==> flow/design.v <==
module UART_TX_CTRL
#(
    parameter [ 1:0] RDY       = 2'b01,
    parameter [ 1:0] LOAD      = 2'b10,
    parameter [ 1:0] SEND      = 2'b11,
    parameter [ 3:0] IDX_MAX   = 10,
    parameter [13:0] TMR_MAX   = 14'b10100010110000  
)
(
    input  wire       CLK,
    input  wire       rst,
    input  wire       send,
    input  wire [7:0] send_data,
    output wire       ready,
    output wire       UART_TX
);
reg         tx_bit;
reg  [ 1:0] tx_state;
reg  [ 9:0] tx_data;
reg  [ 3:0] index;
reg  [13:0] tx_tmr;
wire        bit_done;
always @(posedge CLK) begin : state_transition
    if (rst)
        tx_state <= RDY;
    else
    case (tx_state)
        RDY:
            if (send)
                tx_state <= LOAD;
        LOAD:
            tx_state <= SEND;
        SEND:
            if (bit_done) begin
                if (index == IDX_MAX)
                    tx_state <= RDY;
                else
                    tx_state <= LOAD;
            end
        default:  
            tx_state <= RDY;
    endcase
end
always @(posedge CLK) begin : timing
    if (rst || tx_state == RDY) begin
        tx_tmr <= 14'd0;
    end
    else begin
        if (bit_done)
            tx_tmr <= 14'd0;
        else
            tx_tmr <= tx_tmr + 1;
    end
end
always @(posedge CLK) begin : increment_index
    if (rst || tx_state == RDY)
        index <= 0;
    else if (tx_state == LOAD)
        index <= index + 1;
end
always @(posedge CLK) begin : data_latch
    if (send)
        tx_data <= {1'b1, send_data, 1'b0};
end
always @(posedge CLK) begin : bit0
    if (rst || tx_state == RDY)
        tx_bit <= 1'b1;
    else if (tx_state == LOAD)
        tx_bit <= tx_data[index];
end
assign bit_done = (tx_tmr == TMR_MAX)? 1 : 0;
assign UART_TX   = tx_bit;
assign ready     = (tx_state == RDY)? 1 : 0;
endmodule
module UART_RX_CTRL
#(
    parameter [ 2:0] WAIT_START  = 3'b001,
    parameter [ 2:0] STORE_START = 3'b010,
    parameter [ 2:0] STORE_DATA  = 3'b011,
    parameter [ 2:0] STORE_STOP  = 3'b100,
    parameter [ 2:0] STORE_LAST  = 3'b101,
    parameter [13:0] TMR_MAX     = 14'b10100010110000  
)(
    input  wire        CLK,
    input  wire        rst,
    input  wire        UART_RX,
    output reg  [ 7:0] recv_data,
    output wire        vald_data
);
reg  [ 2:0] rx_reg;
reg  [ 2:0] rx_state;
reg  [13:0] rx_tmr;
reg  [ 2:0] bit_count;
wire        sample_point;
wire        startbit_detected;
always @(posedge CLK) begin : rx_latch_n_shift
    if (rst)
        rx_reg <= 3'd0;
    else
        rx_reg <= {rx_reg[1:0], UART_RX};
end
function set_startbit_detected;
    input state, rx2, rx1;
    begin
        if (state==WAIT_START && rx2==1'b1 && rx1==1'b0)
            set_startbit_detected = 1'b1;
        else
            set_startbit_detected = 1'b0;
    end
endfunction
assign startbit_detected = set_startbit_detected(
                            rx_state,
                            rx_reg[2],
                            rx_reg[1]
                        );
always @(posedge CLK) begin : rx_timer
    if (rst) begin
        rx_tmr <= 14'd0;
    end
    else if (startbit_detected == 1'b1) begin
        rx_tmr <= 14'd0;
    end
    else begin
        if (rx_tmr == TMR_MAX)
            rx_tmr <= 14'd0;
        else
            rx_tmr <= rx_tmr + 14'd1;
    end
end
assign sample_point = (rx_tmr == 14'd0)? 1'b1 : 1'b0;
always @(posedge CLK) begin : state_transition_n_bit_count
    if (rst) begin
        rx_state  <= WAIT_START;
        bit_count <= 3'd0;
    end
    else
    case (rx_state)
        WAIT_START:
            if (startbit_detected == 1'b1) begin
                rx_state <= STORE_START;
                bit_count <= 3'd0;
            end
        STORE_START:
            if (sample_point == 1'b1) begin
                if (rx_reg[1] == 1'b0)
                    rx_state <= STORE_DATA;
                else  
                    rx_state <= WAIT_START;
            end
        STORE_DATA:
            if (sample_point == 1'b1) begin
                recv_data <= {rx_reg[1], recv_data[7:1]};
                if (bit_count == 3'd7)
                    rx_state <= STORE_STOP;
                else
                    bit_count <= bit_count + 3'd1;
            end
        STORE_STOP:
            if (sample_point == 1'b1) begin
                if (rx_reg[1] == 1'b1)
                    rx_state <= STORE_LAST;
                else  
                    rx_state <= WAIT_START;
            end
        STORE_LAST:
            rx_state <= WAIT_START;
        default:  
            rx_state <= WAIT_START;
    endcase
end
assign vald_data = (rx_state == STORE_LAST)? 1'b1 : 1'b0;
endmodule
module FIFO
#(
    parameter ADDR_WIDTH = 8,
    parameter DATA_WIDTH = 8
)
(
    input  wire                  CLK,
    input  wire                  rst,
    input  wire                  w_enable,
    input  wire                  r_enable,
    input  wire [DATA_WIDTH-1:0] w_data,
    output reg  [DATA_WIDTH-1:0] r_data,
    output reg  [ADDR_WIDTH:0]   count
);
reg [ADDR_WIDTH-1:0] w_addr;
reg [ADDR_WIDTH-1:0] r_addr;
reg [DATA_WIDTH-1:0] ram [2**ADDR_WIDTH-1:0];
always @(posedge CLK) begin : dpm
    if (w_enable)
        ram[w_addr] <= w_data;
    if (rst)
        r_data      <= 0;
    else if (r_enable)
        r_data      <= ram[r_addr];
end
always @(posedge CLK) begin : addr
    if (rst) begin
        w_addr <= 0;
        r_addr <= 0;
    end
    else begin
        if (w_enable)
            w_addr <= w_addr + 1'b1;
        if (r_enable)
            r_addr <= r_addr + 1'b1;
    end
end
always @(posedge CLK) begin : count_data
    if (rst)
        count <= 0;
    else
    case ({w_enable, r_enable})
        2'b00: count <= count;
        2'b01: count <= count - 1'b1;
        2'b10: count <= count + 1'b1;
        2'b11: count <= count;
    endcase
end
endmodule
module UART
#(
    parameter [ 2:0] WAIT_ACTI      = 3'b001,
    parameter [ 2:0] SEND_CHAR      = 3'b010,
    parameter [ 2:0] RDY            = 3'b011,
    parameter [ 2:0] WAIT_RDY       = 3'b100,
    parameter [ 3:0] BTN_STR_LEN    = 4'd8,
    parameter [ 1:0] PARROT_STR_LEN = 2'd3,
    parameter        BTN            = 1'b0,
    parameter        PARROT         = 1'b1,
    parameter [13:0] BAUD_TMR_MAX   = 14'd15  
)
(
    input  wire CLK,        
    input  wire rst,        
    input  wire btn_0,      
    output wire UART_TX,    
    input  wire UART_RX     
);
reg  [ 2:0] uart_state;
wire [ 7:0] btn_str        [ 7:0];
reg  [ 3:0] str_idx;
reg         send_mode;
reg         send_char;
wire        send;
reg  [ 7:0] send_data;
wire        ready;
assign send = send_char;
wire [ 7:0] recv_data;
wire        vald_data;
wire        w_enable;
wire        r_enable;
wire [ 7:0] r_data;
wire [ 8:0] count;
assign btn_str[0] = 8'h02;  
assign btn_str[1] = 8'h41;  
assign btn_str[2] = 8'h52;  
assign btn_str[3] = 8'h54;  
assign btn_str[4] = 8'h59;  
assign btn_str[5] = 8'h0D;  
assign btn_str[6] = 8'h0A;  
assign btn_str[7] = 8'h03;  
UART_TX_CTRL #(.TMR_MAX(BAUD_TMR_MAX)) uart_tx_ctrl (
    CLK,
    rst,
    send,
    send_data,
    ready,
    UART_TX
);
UART_RX_CTRL #(.TMR_MAX(BAUD_TMR_MAX)) uart_rx_ctrl (
    CLK,
    rst,
    UART_RX,
    recv_data,
    vald_data
);
assign w_enable = (vald_data == 1'b1 && count < 2**8);
assign r_enable = (count > 0 && uart_state == WAIT_ACTI)? 1 : 0;
FIFO fifo (
    CLK,
    rst,
    w_enable,
    r_enable,
    recv_data,  
    r_data,
    count
);
always @(posedge CLK) begin : state_transition
    if (rst) begin
        uart_state <= WAIT_ACTI;
        send_mode  <= BTN;
    end
    else
    case (uart_state)
        WAIT_ACTI:
            if (r_enable) begin
                uart_state <= SEND_CHAR;
                send_mode  <= PARROT;
            end
            else if (btn_0 == 1'b1) begin
                uart_state <= SEND_CHAR;
                send_mode  <= BTN;
            end
        SEND_CHAR:
            uart_state <= RDY;
        RDY:
            uart_state <= WAIT_RDY;
        WAIT_RDY:
            if (ready == 1'b1) begin
                case (send_mode)
                    PARROT: begin
                        uart_state <= WAIT_ACTI;
                    end
                    BTN: begin
                        if (str_idx == BTN_STR_LEN)
                            uart_state <= WAIT_ACTI;
                        else
                            uart_state <= SEND_CHAR;
                    end
                endcase
            end
        default:  
            uart_state <= WAIT_ACTI;
    endcase
end
always @(posedge CLK) begin : inc_idx
    if (rst || uart_state == WAIT_ACTI)
        str_idx <= 0;
    else if (uart_state == SEND_CHAR)
        str_idx <= str_idx + 1;
end
always @(posedge CLK) begin : char_load
    if (rst) begin
        send_char <= 1'b0;
        send_data <= 0;
    end
    else if (uart_state == SEND_CHAR) begin
        send_char <= 1'b1;
        if (send_mode == PARROT)
            send_data <= r_data;
        else if (send_mode == BTN)
            send_data <= btn_str[str_idx[2:0]];
    end
    else begin
        send_char <= 1'b0;
    end
end
endmodule
# Tool chain data of UART
# Tool output for the design above, in the order of the flow.
# Lines are those of the file above, counted from 1.
# The mark -- stands for no value.
[setup]
top = "UART"
clock = "CLK"
cell_library = "sky130hd"
pvt_corner = "tt_025C_1v80"

# Word-level counts
# Counts by Yosys on the flattened word-level netlist (proc, flatten, opt, wreduce; memories kept). Register bits leave out memories and registers merged into their read ports (data or address). Print and check cells are left out. Cells with the same type and inputs are merged into one.
# Memory sizes are those after Yosys's memory passes, which may raise the word count (mostly to a power of two), join words into wider ones and drop unused or constant bits.
[classes]
n_shift = 1
div_mod_pow = 0
n_cmp = 2
reduce_and_logical = 20
n_mul = 0
addsub = 9
eq_ne = 37
n_mux = 37
n_logic = 3
[ops]
columns = ["operator", "count"]
rows = [
  ["8-bit parallel mux with 8-bit select", 1],
  ["3-bit 2-to-1 mux", 12],
  ["14-bit by 1-bit adder with 14-bit output (second input constant)", 2],
  ["14-bit by 4-bit equality test with 1-bit output (second input constant)", 2],
  ["3-bit equality test (second input constant)", 8],
  ["3-bit parallel mux with 4-bit select", 2],
  ["8-bit 2-to-1 mux", 3],
  ["3-bit by 2-bit equality test with 1-bit output (second input constant)", 6],
  ["9-bit parallel mux with 2-bit select", 1],
  ["8-bit by 1-bit adder with 8-bit output (second input constant)", 2],
  ["14-bit zero test", 1],
  ["2-bit by 1-bit inequality test with 1-bit output (second input constant)", 7],
  ["3-bit parallel mux with 2-bit select", 2],
  ["10-bit by 4-bit variable part select with 1-bit output", 1],
  ["1-bit 2-to-1 mux", 10],
  ["2-bit 2-to-1 mux", 5],
  ["3-bit by 1-bit equality test with 1-bit output (second input constant)", 3],
  ["9-bit by 1-bit adder with 9-bit output (second input constant)", 1],
  ["9-bit by 1-bit subtractor with 9-bit output (second input constant)", 1],
  ["9-bit by 1-bit > comparator with 1-bit output (second input constant)", 1],
  ["9-bit less-than comparator (second input constant)", 1],
  ["2-bit equality test (second input constant)", 4],
  ["4-bit by 1-bit adder with 4-bit output (second input constant)", 2],
  ["4-bit equality test (second input constant)", 2],
  ["2-bit AND reduction", 3],
  ["2-bit parallel mux with 3-bit select", 1],
  ["5-bit AND reduction", 1],
  ["1-bit logical AND", 4],
]
# Other operator kinds: 13; their cells: 20.
[word_totals]
latch_bits = 0
clocked_rd_ports_x_width = 8
mem_count = 1
regBits = 102
mem_bits_ro = 0
mem_bits_rw = 2048
out_inout_bits = 1
[mem_list]
columns = ["memory", "size", "word_bits", "read_ports", "write_ports", "line_no", "source"]
rows = [
  ["fifo.ram", 256, 8, 1, 1, 189, "reg [DATA_WIDTH-1:0] ram [2**ADDR_WIDTH-1:0];"],
]

# Depth
# Depth = most cells in a row (Yosys ltp): at word level without a register or memory, in the mapped netlist without a sequential cell, where the memories' decode and read muxes count.
[depth]
depth_word = 5
abc_area = 0
depth_mapped = 13
mapped_depth_nobuf = 13

# Netlist
# Source: synth_stat.txt of the flow (Yosys; design flattened, memories mapped). It holds for the ABC_AREA given above (unset counts as 0); a run with the other value may have another netlist.
# Totals and module areas in this step are rounded.
[synth_totals]
buffers = 245
stdcells = 4213
synth_area_um2 = 84480
ffs = 2160
[types]
columns = ["cell", "count", "type_area_um2"]
rows = [
  ["sky130_fd_sc_hd__edfxtp_1", 2064, 6.2E+04],
  ["sky130_fd_sc_hd__mux4_2", 503, 1.13E+04],
  ["sky130_fd_sc_hd__dfxtp_1", 96, 1.92E+03],
  ["sky130_fd_sc_hd__mux2i_1", 156, 1.56E+03],
  ["sky130_fd_sc_hd__nor2_1", 369, 1.39E+03],
  ["sky130_fd_sc_hd__nand2_1", 124, 465.446],
  ["sky130_fd_sc_hd__a21oi_1", 85, 425.408],
  ["sky130_fd_sc_hd__clkbuf_1", 107, 401.635],
  ["sky130_fd_sc_hd__buf_6", 30, 337.824],
  ["sky130_fd_sc_hd__ha_1", 26, 325.312],
  ["sky130_fd_sc_hd__a22oi_1", 35, 262.752],
  ["sky130_fd_sc_hd__nand3_1", 52, 260.25],
  ["sky130_fd_sc_hd__buf_2", 50, 250.24],
  ["sky130_fd_sc_hd__o21ai_0", 50, 250.24],
  ["sky130_fd_sc_hd__o221ai_1", 26, 227.718],
  ["sky130_fd_sc_hd__o22ai_1", 34, 212.704],
  ["sky130_fd_sc_hd__xor2_1", 23, 201.443],
  ["sky130_fd_sc_hd__xnor2_1", 21, 183.926],
]
# Other cell types: 52; their cells: 362.
# By module: a second synthesis without flattening, with its own total; a netlist apart from the flattened one above.
[hier_totals]
cells_unflattened = 4435
area_unflattened_um2 = 84970
# Each row is one instance without its submodules.
[by_module]
columns = ["module", "mod_area_um2", "n_inst", "mod_seq_area_um2", "cells"]
rows = [
  ["FIFO", 81480, 1, 62160, 4072],
  ["UART_RX_CTRL (TMR_MAX=15)", 1360, 1, 700.7, 136],
  ["UART_TX_CTRL (TMR_MAX=15)", 1252, 1, 680.7, 127],
  ["UART", 875.8, 1, 360.3, 100],
]

# Worst setup path after synthesis
# OpenSTA on the mapped netlist: ideal clock, no wires. The path of least setup slack (recovery checks aside). Input and output delay are each 20% of the period. Register names are those of the netlist, which keeps one name where synthesis merged equal registers.
[synth_path]
kind = "register -> register"
start = "register uart_rx_ctrl.recv_data[1]"
end = "memory fifo.ram[0][1]"
t_first_pin_ns = 0.000
slack_ns = 5.940
setup_time_ns = 0.820
arrival_time_ns = 3.240
path_buffers = 0
tclk_ns = 10.0
delay_ns = 4.060
path_stages = 1
period_less_setup_slack_ns = 4.06
# "delay_ns" is the arrival time less input delay plus setup time.
# "path_stages": output pins that drive a net of the path, with the launching flip-flop's if there is one; two outputs of one cell count as two.
# "period_less_setup_slack_ns" = period - worst setup slack (recovery checks aside). The figure is calculated, with input and output delays left at 20% of the set period.
# Between the ends stands the longest chain of elaborated cells between them, by number of cells; it is not shown to be the way that was timed. Of several equally long chains one is given.
# Each line given opens the expression or statement behind the cell; cells for indexed reads and writes are added by Yosys, which also makes memories of some case tables.
[synth_between]
cell_sequence = "sky130_fd_sc_hd__edfxtp_1"
elab_chain_len = 1
[synth_lines]
columns = ["item", "line_no", "source"]
rows = [
  ["from (decl)", 87, "output reg  [ 7:0] recv_data,"],
  ["from (assign)", 152, "recv_data <= {rx_reg[1], recv_data[7:1]};"],
  ["8-bit 2-to-1 mux", 191, "if (w_enable)"],
  ["to (decl)", 189, "reg [DATA_WIDTH-1:0] ram [2**ADDR_WIDTH-1:0];"],
]

# Worst path after layout
# From the final timing report of entry A: the path of least setup slack in the routed layout; clock arrival at registers is part of the times.
[layout_path]
kind = "register -> register"
start = "register fifo.r_addr[1]"
end = "register fifo.r_data[2]"
t_first_pin_ns = 0.76
arrival_time_ns = 4.87
path_buffers = 1
path_stages = 9
setup_time_ns = 0.06
tclk_ns = 6.77
slack_ns = 2.59
[layout_between]
cell_sequence = "sky130_fd_sc_hd__dfxtp_4 > sky130_fd_sc_hd__buf_12 > sky130_fd_sc_hd__mux4_2 > sky130_fd_sc_hd__a22o_1 > sky130_fd_sc_hd__a211oi_1 > sky130_fd_sc_hd__a21oi_1 > sky130_fd_sc_hd__a21oi_1 > sky130_fd_sc_hd__o21ai_0 > sky130_fd_sc_hd__a41o_1"
[layout_lines]
columns = ["item", "line_no", "source"]
rows = [
  ["from (decl)", 188, "reg [ADDR_WIDTH-1:0] r_addr;"],
  ["from (assign)", 201, "r_addr <= 0;"],
  ["from (assign)", 207, "r_addr <= r_addr + 1'b1;"],
  ["to (decl)", 184, "output reg  [DATA_WIDTH-1:0] r_data,"],
]
# No chain of elaborated cells between the ends is given.

# Measured data: module UART, platform sky130hd, 5 stored runs of the flow under differing settings, order arbitrary. Input and output delays are each 20% of the period that was set; the output load is 0.01 pF.
# By "clock_period_reached_ns" is meant the clock period of the run minus its worst setup slack. This is arithmetic on one report: input and output delays are still those of the set period (20% each).
# "worstPathTime_ns" is the time allowed to the run's worst setup path (the clock period less input and output delay, where it has them) less its slack. Clock arrival times count: a late capture clock shortens it, a late launch clock lengthens it.
# "fin_power_uw" is the tool's figure for a default switching activity; nothing was simulated.
# The measured numbers are rounded.

[[run]]
name = "entry A"
[run.settings]
ABC_AREA = 0
CELL_PAD_IN_SITES_DETAIL_PLACEMENT = 1
CELL_PAD_IN_SITES_GLOBAL_PLACEMENT = 1
CORE_ASPECT_RATIO = 0.7
CORE_UTILIZATION = 40
CTS_CLUSTER_DIAMETER = 145
CTS_CLUSTER_SIZE = 64
GPL_ROUTABILITY_DRIVEN = 0
MAX_ROUTING_LAYER = "met4"
SETUP_SLACK_MARGIN = 0.14
SLEW_MARGIN = 35
period_ns = 6.77
CAP_MARGIN = 20
CORE_MARGIN = 2
[run.results]
worstPathTime_ns = 4.18
critical_path_kind = "register -> register"
final_util_pct = 42.5
total_die_area_um2 = 214900
holdWs_ns = 0.463
clock_period_reached_ns = 4.181
fin_ws_ns = 2.589
timing.setup.tns_ns = 0.000
fin_power_uw = 25280
synthesis_area_um2 = 84480

[[run]]
name = "entry B"
[run.settings]
CORE_UTILIZATION = 49
period_ns = 4.66
CAP_MARGIN = 20
CORE_MARGIN = 2
SLEW_MARGIN = 20
[run.results]
final_util_pct = 55.4
fin_power_uw = 46220
timing.setup.tns_ns = 0.000
clock_period_reached_ns = 4.078
total_die_area_um2 = 175700
fin_ws_ns = 0.582
worstPathTime_ns = 4.08
critical_path_kind = "register -> register"
synthesis_area_um2 = 84480
holdWs_ns = 0.433

[[run]]
name = "entry C"
[run.settings]
CAP_MARGIN = 40
CELL_PAD_IN_SITES_DETAIL_PLACEMENT = 0
CORE_ASPECT_RATIO = 1.34
CORE_MARGIN = 7
CTS_CLUSTER_DIAMETER = 205
GPL_ROUTABILITY_DRIVEN = 0
PLACE_DENSITY_LB_ADDON = 0.3
SETUP_SLACK_MARGIN = -0.67
period_ns = 10.0
CORE_UTILIZATION = 40
SLEW_MARGIN = 20
[run.results]
clock_period_reached_ns = 4.349
holdWs_ns = 0.433
fin_power_uw = 20970
synthesis_area_um2 = 84480
worstPathTime_ns = 4.35
critical_path_kind = "register -> register"
fin_ws_ns = 5.651
final_util_pct = 45.3
timing.setup.tns_ns = 0.000
total_die_area_um2 = 224400

[[run]]
name = "entry D"
[run.settings]
CELL_PAD_IN_SITES_DETAIL_PLACEMENT = 1
CORE_UTILIZATION = 40
CTS_CLUSTER_DIAMETER = 345
CTS_CLUSTER_SIZE = 84
GPL_ROUTABILITY_DRIVEN = 0
SETUP_SLACK_MARGIN = 0.14
SLEW_MARGIN = 35
period_ns = 10.0
CAP_MARGIN = 20
CORE_MARGIN = 2
[run.results]
holdWs_ns = 0.465
timing.setup.tns_ns = 0.000
fin_power_uw = 16620
fin_ws_ns = 5.387
clock_period_reached_ns = 4.613
total_die_area_um2 = 214900
synthesis_area_um2 = 84480
worstPathTime_ns = 4.61
critical_path_kind = "register -> register"
final_util_pct = 42.4

[[run]]
name = "entry E"
[run.settings]
CAP_MARGIN = 40
CELL_PAD_IN_SITES_DETAIL_PLACEMENT = 0
CORE_ASPECT_RATIO = 1.34
CORE_MARGIN = 7
CORE_UTILIZATION = 45
CTS_CLUSTER_DIAMETER = 205
GPL_ROUTABILITY_DRIVEN = 0
PLACE_DENSITY_LB_ADDON = 0.3
SETUP_SLACK_MARGIN = -0.67
period_ns = 10.0
SLEW_MARGIN = 20
[run.results]
final_util_pct = 51.1
fin_ws_ns = 5.095
total_die_area_um2 = 200200
fin_power_uw = 20870
holdWs_ns = 0.437
timing.setup.tns_ns = 0.000
synthesis_area_um2 = 84480
clock_period_reached_ns = 4.905
worstPathTime_ns = 4.90
critical_path_kind = "register -> register"
